==> flow/design.v <==
module joinC #(parameter N = 5)(
	input [N - 1 : 0] valid_in,
	output reg  [N - 1 : 0] ready_in,
	output valid_out,
	input ready_out
);
	assign valid_out = &valid_in; 
	reg[N - 1 : 0] singleValid;
	integer i, j;
	always @(*)begin
		for(i = 0; i < N; i = i + 1)begin
			singleValid[i] = 1;
			for(j = 0; j < N; j = j + 1)
				if(i != j)
					singleValid[i] = singleValid[i] & valid_in[j];
		end
		for(i = 0; i < N; i = i + 1)begin
			ready_in[i] = singleValid[i] & ready_out;
		end
	end
endmodule
module OEHB #(parameter INPUTS = 1,
		parameter OUTPUTS = 1,
		parameter DATA_IN_SIZE = 32,
		parameter DATA_OUT_SIZE = 32)
	(
		input clk,
		input rst,
		input [INPUTS * (DATA_IN_SIZE)- 1 : 0]data_in_bus,
		input [INPUTS - 1 : 0]valid_in_bus,
		output [INPUTS - 1 : 0] ready_in_bus,
		output [OUTPUTS * (DATA_OUT_SIZE) - 1 : 0]data_out_bus,
		output reg [OUTPUTS - 1 : 0]valid_out_bus,
		input 	[OUTPUTS - 1 : 0] ready_out_bus
);
	wire reg_en;
	reg [DATA_IN_SIZE - 1 : 0] data_reg;
	always@(posedge clk, posedge rst)
		if(rst)
			valid_out_bus[0] <= 0;
		else
			valid_out_bus[0] <= valid_in_bus[0] | ~ready_in_bus[0];
	always@(posedge clk, posedge rst)
		if(rst)
			data_reg <= 0;
		else if(reg_en)
			data_reg <= data_in_bus[0 * DATA_IN_SIZE +: DATA_IN_SIZE];
	assign data_out_bus[0 * DATA_OUT_SIZE +: DATA_OUT_SIZE] = data_reg;
	assign ready_in_bus[0] = ~valid_out_bus[0] | ready_out_bus[0];
	assign reg_en = ready_in_bus[0] & valid_in_bus[0];
endmodule
module delay_buffer #(parameter SIZE = 32) (
	input clk, rst,
	input valid_in, ready_in,
	output valid_out
);
	reg [SIZE - 1 : 0] shift_reg;
	always @(posedge clk)begin
		if(ready_in | rst)
			shift_reg[0] <= valid_in;
	end
	always @(posedge clk)begin
		if(rst)
			shift_reg[SIZE - 1 : 1] <= 0;
		else if(ready_in)
			shift_reg[SIZE - 1 : 1] <= shift_reg[SIZE - 2 : 0];
	end
	assign valid_out = shift_reg[SIZE - 1];
endmodule
module mul_4_stage (
	input clk, ce,
	input[31 : 0] a,
	input [31 : 0] b,
	output [31 : 0] p
);
	reg [31 : 0] a_reg, b_reg, q0, q1, q2;
	wire [63 : 0] mul_wire;
	assign mul_wire = a_reg * b_reg;
	wire [31 : 0] mul;
	assign mul = mul_wire[31 : 0];
	always @(posedge clk)
		if(ce)begin
			a_reg <= a;
			b_reg <= b;
			q0 <= mul;
			q1 <= q0;
			q2 <= q1;
		end
	assign p = q2;
endmodule
module mul_op #(parameter INPUTS = 2,
		parameter OUTPUTS = 1,
		parameter DATA_IN_SIZE = 32,
		parameter DATA_OUT_SIZE = 32)
		(
		input clk,
		input rst,
		input [INPUTS * (DATA_IN_SIZE)- 1 : 0]data_in_bus,
		input [INPUTS - 1 : 0]valid_in_bus,
		output [INPUTS - 1 : 0] ready_in_bus,
		output [OUTPUTS * (DATA_OUT_SIZE) - 1 : 0]data_out_bus,
		output [OUTPUTS - 1 : 0]valid_out_bus,
		input 	[OUTPUTS - 1 : 0] ready_out_bus
);
	localparam LATENCY = 4;
	wire [2 * DATA_OUT_SIZE - 1 : 0] temp_result;
	wire join_valid;
	wire buff_valid, oehb_valid, oehb_ready;
	wire oehb_dataOut, oehb_datain;
	joinC #(.N(INPUTS)) add_fork(.valid_in(valid_in_bus), .ready_in(ready_in_bus), .valid_out(join_valid), .ready_out(oehb_ready));
	mul_4_stage multiply_unit (.clk(clk), .ce(oehb_ready), .a(data_in_bus[0 * DATA_IN_SIZE +: DATA_IN_SIZE]), .b(data_in_bus[1 * DATA_IN_SIZE +: DATA_IN_SIZE]), .p(data_out_bus[0 * DATA_OUT_SIZE +: DATA_OUT_SIZE]));
	delay_buffer #(.SIZE(LATENCY - 1))delay_buff(.clk(clk), .rst(rst), .valid_in(join_valid), .ready_in(oehb_ready), .valid_out(buff_valid));
	OEHB #(.INPUTS(1), .OUTPUTS(1), .DATA_IN_SIZE(1), .DATA_OUT_SIZE(1)) oehb_buffer (.clk(clk), .rst(rst),
										 .data_in_bus(1'b0), .valid_in_bus(buff_valid), .ready_in_bus(oehb_ready),
										 .data_out_bus(oehb_dataOut), .valid_out_bus(valid_out_bus[0]), .ready_out_bus(ready_out_bus[0]));
endmodule
* From RTL to reports: mul_op *
Module mul_op before and after one edit of its RTL, step after step.
"before" refers to lines of the RTL above, "after" to lines of the edited file.
"difference" is "after" less "before", of the values as shown.
A cell with n/a has no value.

set-up
  design top = mul_op
  clock port = clk
  library = sky130hd
  timing corner = tt_025C_1v80

* The edit *
Unified diff, file above to edited file.
The edited RTL no longer does the same as the RTL above: the edit was made by script, with no optimisation intended.

begin of diff
@@ -108,5 +108,11 @@
 	wire buff_valid, oehb_valid, oehb_ready;
 	wire oehb_dataOut, oehb_datain;
-	joinC #(.N(INPUTS)) add_fork(.valid_in(valid_in_bus), .ready_in(ready_in_bus), .valid_out(join_valid), .ready_out(oehb_ready));
+	wire [INPUTS - 1 : 0] ready_in_bus_0, ready_in_bus_1;
+	wire join_valid_0, join_valid_1;
+	joinC #(.N(INPUTS)) add_fork(.valid_in(valid_in_bus), .ready_in(ready_in_bus_0), .valid_out(join_valid_0), .ready_out(oehb_ready));
+	joinC #(.N(INPUTS)) add_fork_2 (.valid_in(~valid_in_bus), .ready_in(ready_in_bus_1),
+	    .valid_out(join_valid_1), .ready_out(oehb_ready));
+	assign ready_in_bus = ready_in_bus_0 ^ ready_in_bus_1;
+	assign join_valid = join_valid_0 ^ join_valid_1;
 	mul_4_stage multiply_unit (.clk(clk), .ce(oehb_ready), .a(data_in_bus[0 * DATA_IN_SIZE +: DATA_IN_SIZE]), .b(data_in_bus[1 * DATA_IN_SIZE +: DATA_IN_SIZE]), .p(data_out_bus[0 * DATA_OUT_SIZE +: DATA_OUT_SIZE]));
 	delay_buffer #(.SIZE(LATENCY - 1))delay_buff(.clk(clk), .rst(rst), .valid_in(join_valid), .ready_in(oehb_ready), .valid_out(buff_valid));
end of diff

* Word-level counts *
Yosys after proc, flatten, opt, wreduce and memory -nomap, before mapping. Enables and synchronous resets that opt folds into registers are not counted as muxes. Memory bits, and registers merged into a memory's read port (data or address), are not among the register bits. Print and check cells are not counted. Equal cells are merged and count once.

word-level totals
  what                             before  after  difference
  register bits after elaboration  164     164    0
  elaborated cells                 17      23     +6

operators by class
  what                  before  after  difference
  multiply operators    1       1      0
  bitwise logic cells   7       12     +5
  reduce/logical cells  1       2      +1

operators by type and width
  cell                 before  after  difference
  AND 1 bit            2       4      +2
  AND reduction 2 bit  1       2      +1
  inverter 2 bit       0       1      +1
  bitwise XOR 1 bit    0       1      +1
  bitwise XOR 2 bit    0       1      +1

Unchanged operator kinds not shown: 3.

* Depth *
Longest topological path by Yosys (ltp), each cell counted once; first at word level (registers and memories cut), then after technology mapping (sequential cells cut; the memories' decode and read muxes count).

depth
  what                          before  after  difference
  depth in word-level cells     4       4      0
  ABC_AREA                      0       0      n/a
  depth in mapped cells         26      25     -1
  depth with buffers taken out  24      24     0

* Mapped cells and area *
The flow's flattened synthesis, as Yosys stat reports it; memories are mapped. The netlist is that of the ABC_AREA named above (0 if unset); the other value can give another one.

synthesis totals
  what                    before   after    difference
  cells in the netlist    1885     1883     -2
  synthesis area (um^2)   20798.7  20769.9  -28.8
  sequential area (um^2)  4899.7   4899.7   0.0
  flip-flops              164      164      0
  buffers                 82       82       0

cell types
  cell                       before  after  difference
  sky130_fd_sc_hd__nand2_1   163     169    +6
  sky130_fd_sc_hd__nor2_1    17      12     -5
  sky130_fd_sc_hd__a21o_1    12      17     +5
  sky130_fd_sc_hd__xnor2_1   64      68     +4
  sky130_fd_sc_hd__nand3_1   5       1      -4
  sky130_fd_sc_hd__o21ai_1   2       6      +4
  sky130_fd_sc_hd__o21bai_1  5       8      +3
  sky130_fd_sc_hd__a21oi_2   3       0      -3
  sky130_fd_sc_hd__o21ai_2   3       0      -3
  sky130_fd_sc_hd__o31ai_1   3       0      -3
  sky130_fd_sc_hd__and4_1    0       3      +3
  sky130_fd_sc_hd__a21oi_1   20      22     +2
  sky130_fd_sc_hd__o21ai_0   7       9      +2
  sky130_fd_sc_hd__nand2b_1  5       7      +2
  sky130_fd_sc_hd__and3_1    4       2      -2
  sky130_fd_sc_hd__nor3_1    4       2      -2
  sky130_fd_sc_hd__a211o_1   2       0      -2
  sky130_fd_sc_hd__a311oi_2  2       0      -2

Unchanged cell types not shown: 9.
The list need not be complete.
The figures by module come from a second, unflattened synthesis with its own total; it is not the netlist above.

unflattened totals
  what                                            before   after    difference
  cell total of the unflattened synthesis         1892     1893     +1
  area total of the unflattened synthesis (um^2)  20856.3  20923.8  +67.5

Each row is one instance without its submodules.

by module, before
  module                  instances  cells  area (um^2)  sequential area (um^2)
  mul_4_stage             1          1873   20633.5      4804.6
  delay_buffer #(SIZE=3)  1          8      103.8        70.1
  OEHB                    1          7      96.3         50.0
  joinC #(N=2)            1          3      18.8         0.0
  mul_op                  1          1      3.8          0.0

by module, after
  module                  instances  cells  area (um^2)  sequential area (um^2)
  mul_4_stage             1          1866   20648.6      4804.6
  delay_buffer #(SIZE=3)  1          8      103.8        70.1
  OEHB                    1          7      96.3         50.0
  joinC #(N=2)            2          3      18.8         0.0
  mul_op                  1          6      37.5         0.0

* Worst setup path after synthesis *
Source: OpenSTA report_checks on the synthesized netlist (no wires, ideal clock, input and output delay 20% of the period each), path of least setup slack; recovery checks are left aside. Register names are those of the netlist, which keeps one name where synthesis merged equal registers.

timing path after synthesis
  what                           before                     after                            difference
  path type                      input port to output port  flip-flop to flip-flop           n/a
  start point                    input ready_out_bus[0]     register multiply_unit.b_reg[2]  n/a
  end point                      output ready_in_bus[0]     register multiply_unit.q0[28]    n/a
  period (ps)                    8000                       8000                             0
  external output delay (ps)     1600                       n/a                              n/a
  time at the first pin (ps)     1600                       0                                -1600
  arrival time (ps)              6730                       6336                             -394
  setup slack (ps)               -330                       1402                             +1732
  path delay (ps)                5130                       6598                             +1468
  stages on the path             3                          23                               +20
  path buffers                   1                          2                                +1
  synthesis period reached (ps)  8330                       6598                             -1732

"path delay" = arrival - input delay + setup time.
At an output port there is no setup time.
"stages on the path" counts driving pins, that of a launching flip-flop among them; a cell with two outputs on the path counts twice.
"synthesis period reached" = period - worst setup slack (recovery checks aside). The figure is calculated, with input and output delays left at 20% of the set period.
Between the ends stands the longest chain of elaborated cells between them, by number of cells; it is not shown to be the way that was timed. Of several equally long chains one is given.
A line is the first line of the expression or statement that the cell stems from. Yosys adds cells for indexed reads and writes and turns some case tables into memories.

between the ends, after synthesis, before
  cells stage by stage = sky130_fd_sc_hd__nand2b_1 > sky130_fd_sc_hd__clkbuf_1 > sky130_fd_sc_hd__and2_1
  cells in the longest elaborated chain = 2
  elaborated cells on any way between the ends = 2
  RTL lines with such cells = 2

RTL lines, path after synthesis, before
  what              line  source
  start, declared   103   input [OUTPUTS - 1 : 0] ready_out_bus
  bitwise OR 1 bit  49    assign ready_in_bus[0] = ~valid_out_bus[0] | ready_out_bus[0];
  AND 1 bit         18
  end, declared     100   output [INPUTS - 1 : 0] ready_in_bus,

between the ends, after synthesis, after
  cells stage by stage = sky130_fd_sc_hd__edfxtp_1 > sky130_fd_sc_hd__clkbuf_1 > sky130_fd_sc_hd__clkbuf_1 > sky130_fd_sc_hd__and2_1 > sky130_fd_sc_hd__fa_1 > sky130_fd_sc_hd__inv_1 > sky130_fd_sc_hd__fa_1 > sky130_fd_sc_hd__fa_1 > sky130_fd_sc_hd__fa_1 > sky130_fd_sc_hd__inv_1 > sky130_fd_sc_hd__fa_1 > sky130_fd_sc_hd__inv_1 > sky130_fd_sc_hd__fa_1 > sky130_fd_sc_hd__inv_1 > sky130_fd_sc_hd__fa_1 > sky130_fd_sc_hd__fa_1 > sky130_fd_sc_hd__ha_1 > sky130_fd_sc_hd__and2_1 > sky130_fd_sc_hd__a221oi_1 > sky130_fd_sc_hd__o221ai_2 > sky130_fd_sc_hd__a21boi_1 > sky130_fd_sc_hd__o21ai_1 > sky130_fd_sc_hd__xor2_1
  cells in the longest elaborated chain = 1
  elaborated cells on any way between the ends = 1
  RTL lines with such cells = 1

RTL lines, path after synthesis, after
  what                          line  source
  start, declared               76    reg [31 : 0] a_reg, b_reg, q0, q1, q2;
  start, assigned               84    b_reg <= b;
  multiplier 32 x 32 -> 32 bit  78    assign mul_wire = a_reg * b_reg;
  end, assigned                 85    q0 <= mul;
  end, declared                 76

* Path in the finished layout *
From the final timing report of the runs of pair 1: the path of least setup slack in the routed layout; clock arrival at registers is part of the times.
The path's times are printed in steps of 10 ps; the period is the one set.

timing path post-layout
  what                        before                           after                            difference
  path type                   flip-flop to flip-flop           flip-flop to flip-flop           n/a
  start point                 register multiply_unit.b_reg[8]  register multiply_unit.b_reg[7]  n/a
  end point                   register multiply_unit.q0[31]    register multiply_unit.q0[31]    n/a
  period (ps)                 8000                             8000                             0
  time at the first pin (ps)  490                              490                              0
  arrival time (ps)           7630                             7530                             -100
  setup slack (ps)            590                              710                              +120
  stages on the path          22                               23                               +1
  path buffers                0                                0                                0

Between the ends stands the longest chain of elaborated cells between them, by number of cells; it is not shown to be the way that was timed. Of several equally long chains one is given.

between the ends, post-layout, before
  cells stage by stage = sky130_fd_sc_hd__edfxtp_1 > sky130_fd_sc_hd__nand2_1 > sky130_fd_sc_hd__fa_1 > sky130_fd_sc_hd__inv_1 > sky130_fd_sc_hd__fa_1 > sky130_fd_sc_hd__fa_1 > sky130_fd_sc_hd__inv_1 > sky130_fd_sc_hd__fa_1 > sky130_fd_sc_hd__inv_1 > sky130_fd_sc_hd__fa_1 > sky130_fd_sc_hd__fa_1 > sky130_fd_sc_hd__fa_1 > sky130_fd_sc_hd__fa_1 > sky130_fd_sc_hd__ha_1 > sky130_fd_sc_hd__a21o_1 > sky130_fd_sc_hd__a21oi_2 > sky130_fd_sc_hd__o21ai_1 > sky130_fd_sc_hd__a221o_1 > sky130_fd_sc_hd__a21oi_2 > sky130_fd_sc_hd__o31ai_4 > sky130_fd_sc_hd__a311oi_2 > sky130_fd_sc_hd__xnor2_1
  cells in the longest elaborated chain = 1
  elaborated cells on any way between the ends = 1
  RTL lines with such cells = 1

RTL lines, path post-layout, before
  what                          line  source
  start, declared               76    reg [31 : 0] a_reg, b_reg, q0, q1, q2;
  start, assigned               84    b_reg <= b;
  multiplier 32 x 32 -> 32 bit  78    assign mul_wire = a_reg * b_reg;
  end, assigned                 85    q0 <= mul;
  end, declared                 76

between the ends, post-layout, after
  cells stage by stage = sky130_fd_sc_hd__edfxtp_1 > sky130_fd_sc_hd__and2_1 > sky130_fd_sc_hd__fa_1 > sky130_fd_sc_hd__fa_1 > sky130_fd_sc_hd__fa_1 > sky130_fd_sc_hd__inv_1 > sky130_fd_sc_hd__fa_1 > sky130_fd_sc_hd__inv_1 > sky130_fd_sc_hd__fa_1 > sky130_fd_sc_hd__inv_1 > sky130_fd_sc_hd__fa_1 > sky130_fd_sc_hd__inv_1 > sky130_fd_sc_hd__fa_1 > sky130_fd_sc_hd__fa_1 > sky130_fd_sc_hd__ha_1 > sky130_fd_sc_hd__a21oi_1 > sky130_fd_sc_hd__o21ai_0 > sky130_fd_sc_hd__a21o_1 > sky130_fd_sc_hd__a31oi_1 > sky130_fd_sc_hd__o211ai_1 > sky130_fd_sc_hd__a21oi_1 > sky130_fd_sc_hd__a21oi_1 > sky130_fd_sc_hd__xnor2_1
  cells in the longest elaborated chain = 1
  elaborated cells on any way between the ends = 1
  RTL lines with such cells = 1

RTL lines, path post-layout, after
  what                          line  source
  start, declared               76    reg [31 : 0] a_reg, b_reg, q0, q1, q2;
  start, assigned               84    b_reg <= b;
  multiplier 32 x 32 -> 32 bit  78    assign mul_wire = a_reg * b_reg;
  end, assigned                 85    q0 <= mul;
  end, declared                 76

* Flow runs *
Runs of the flow (Yosys, OpenROAD) on both versions; the two runs of a pair have the same settings. The constraints put input and output delay at 20% of the set period each and load the outputs with 0.01 pF.

flow settings, pair 1
  period_ns = 8.0
  CAP_MARGIN = 20
  CORE_MARGIN = 2
  CORE_UTILIZATION = 40
  SLEW_MARGIN = 20

results, pair 1
  what                                    before   after    difference
  Yosys chip area after synthesis (um^2)  20798.7  20769.9  -28.8
  overall die area (um^2)                 53835.6  53763.7  -71.9
  post-layout utilization                 0.45     0.449    -0.001
  worst setup slack after layout (ps)     585      713      +128
  final setup TNS (ps)                    0        0        0
  period achieved (ps)                    7415     7287     -128

flow settings, pair 2
  CELL_PAD_IN_SITES_DETAIL_PLACEMENT = 1
  CORE_ASPECT_RATIO = 0.5
  CORE_UTILIZATION = 34
  GPL_TIMING_DRIVEN = 0
  SETUP_SLACK_MARGIN = 0.83
  SLEW_MARGIN = 20
  period_ns = 5.03
  CAP_MARGIN = 20
  CORE_MARGIN = 2

results, pair 2
  what                                    before   after    difference
  Yosys chip area after synthesis (um^2)  20798.7  20769.9  -28.8
  overall die area (um^2)                 63287.7  63201.5  -86.2
  post-layout utilization                 0.428    0.433    +0.005
  worst setup slack after layout (ps)     -2106    -1894    +212
  final setup TNS (ps)                    -37017   -33764   +3253
  period achieved (ps)                    7136     6924     -212

"period achieved": clock period set for the run, less the worst setup slack. It is reckoned from that one timing run; input and output delays stay at 20% of the period that was set.
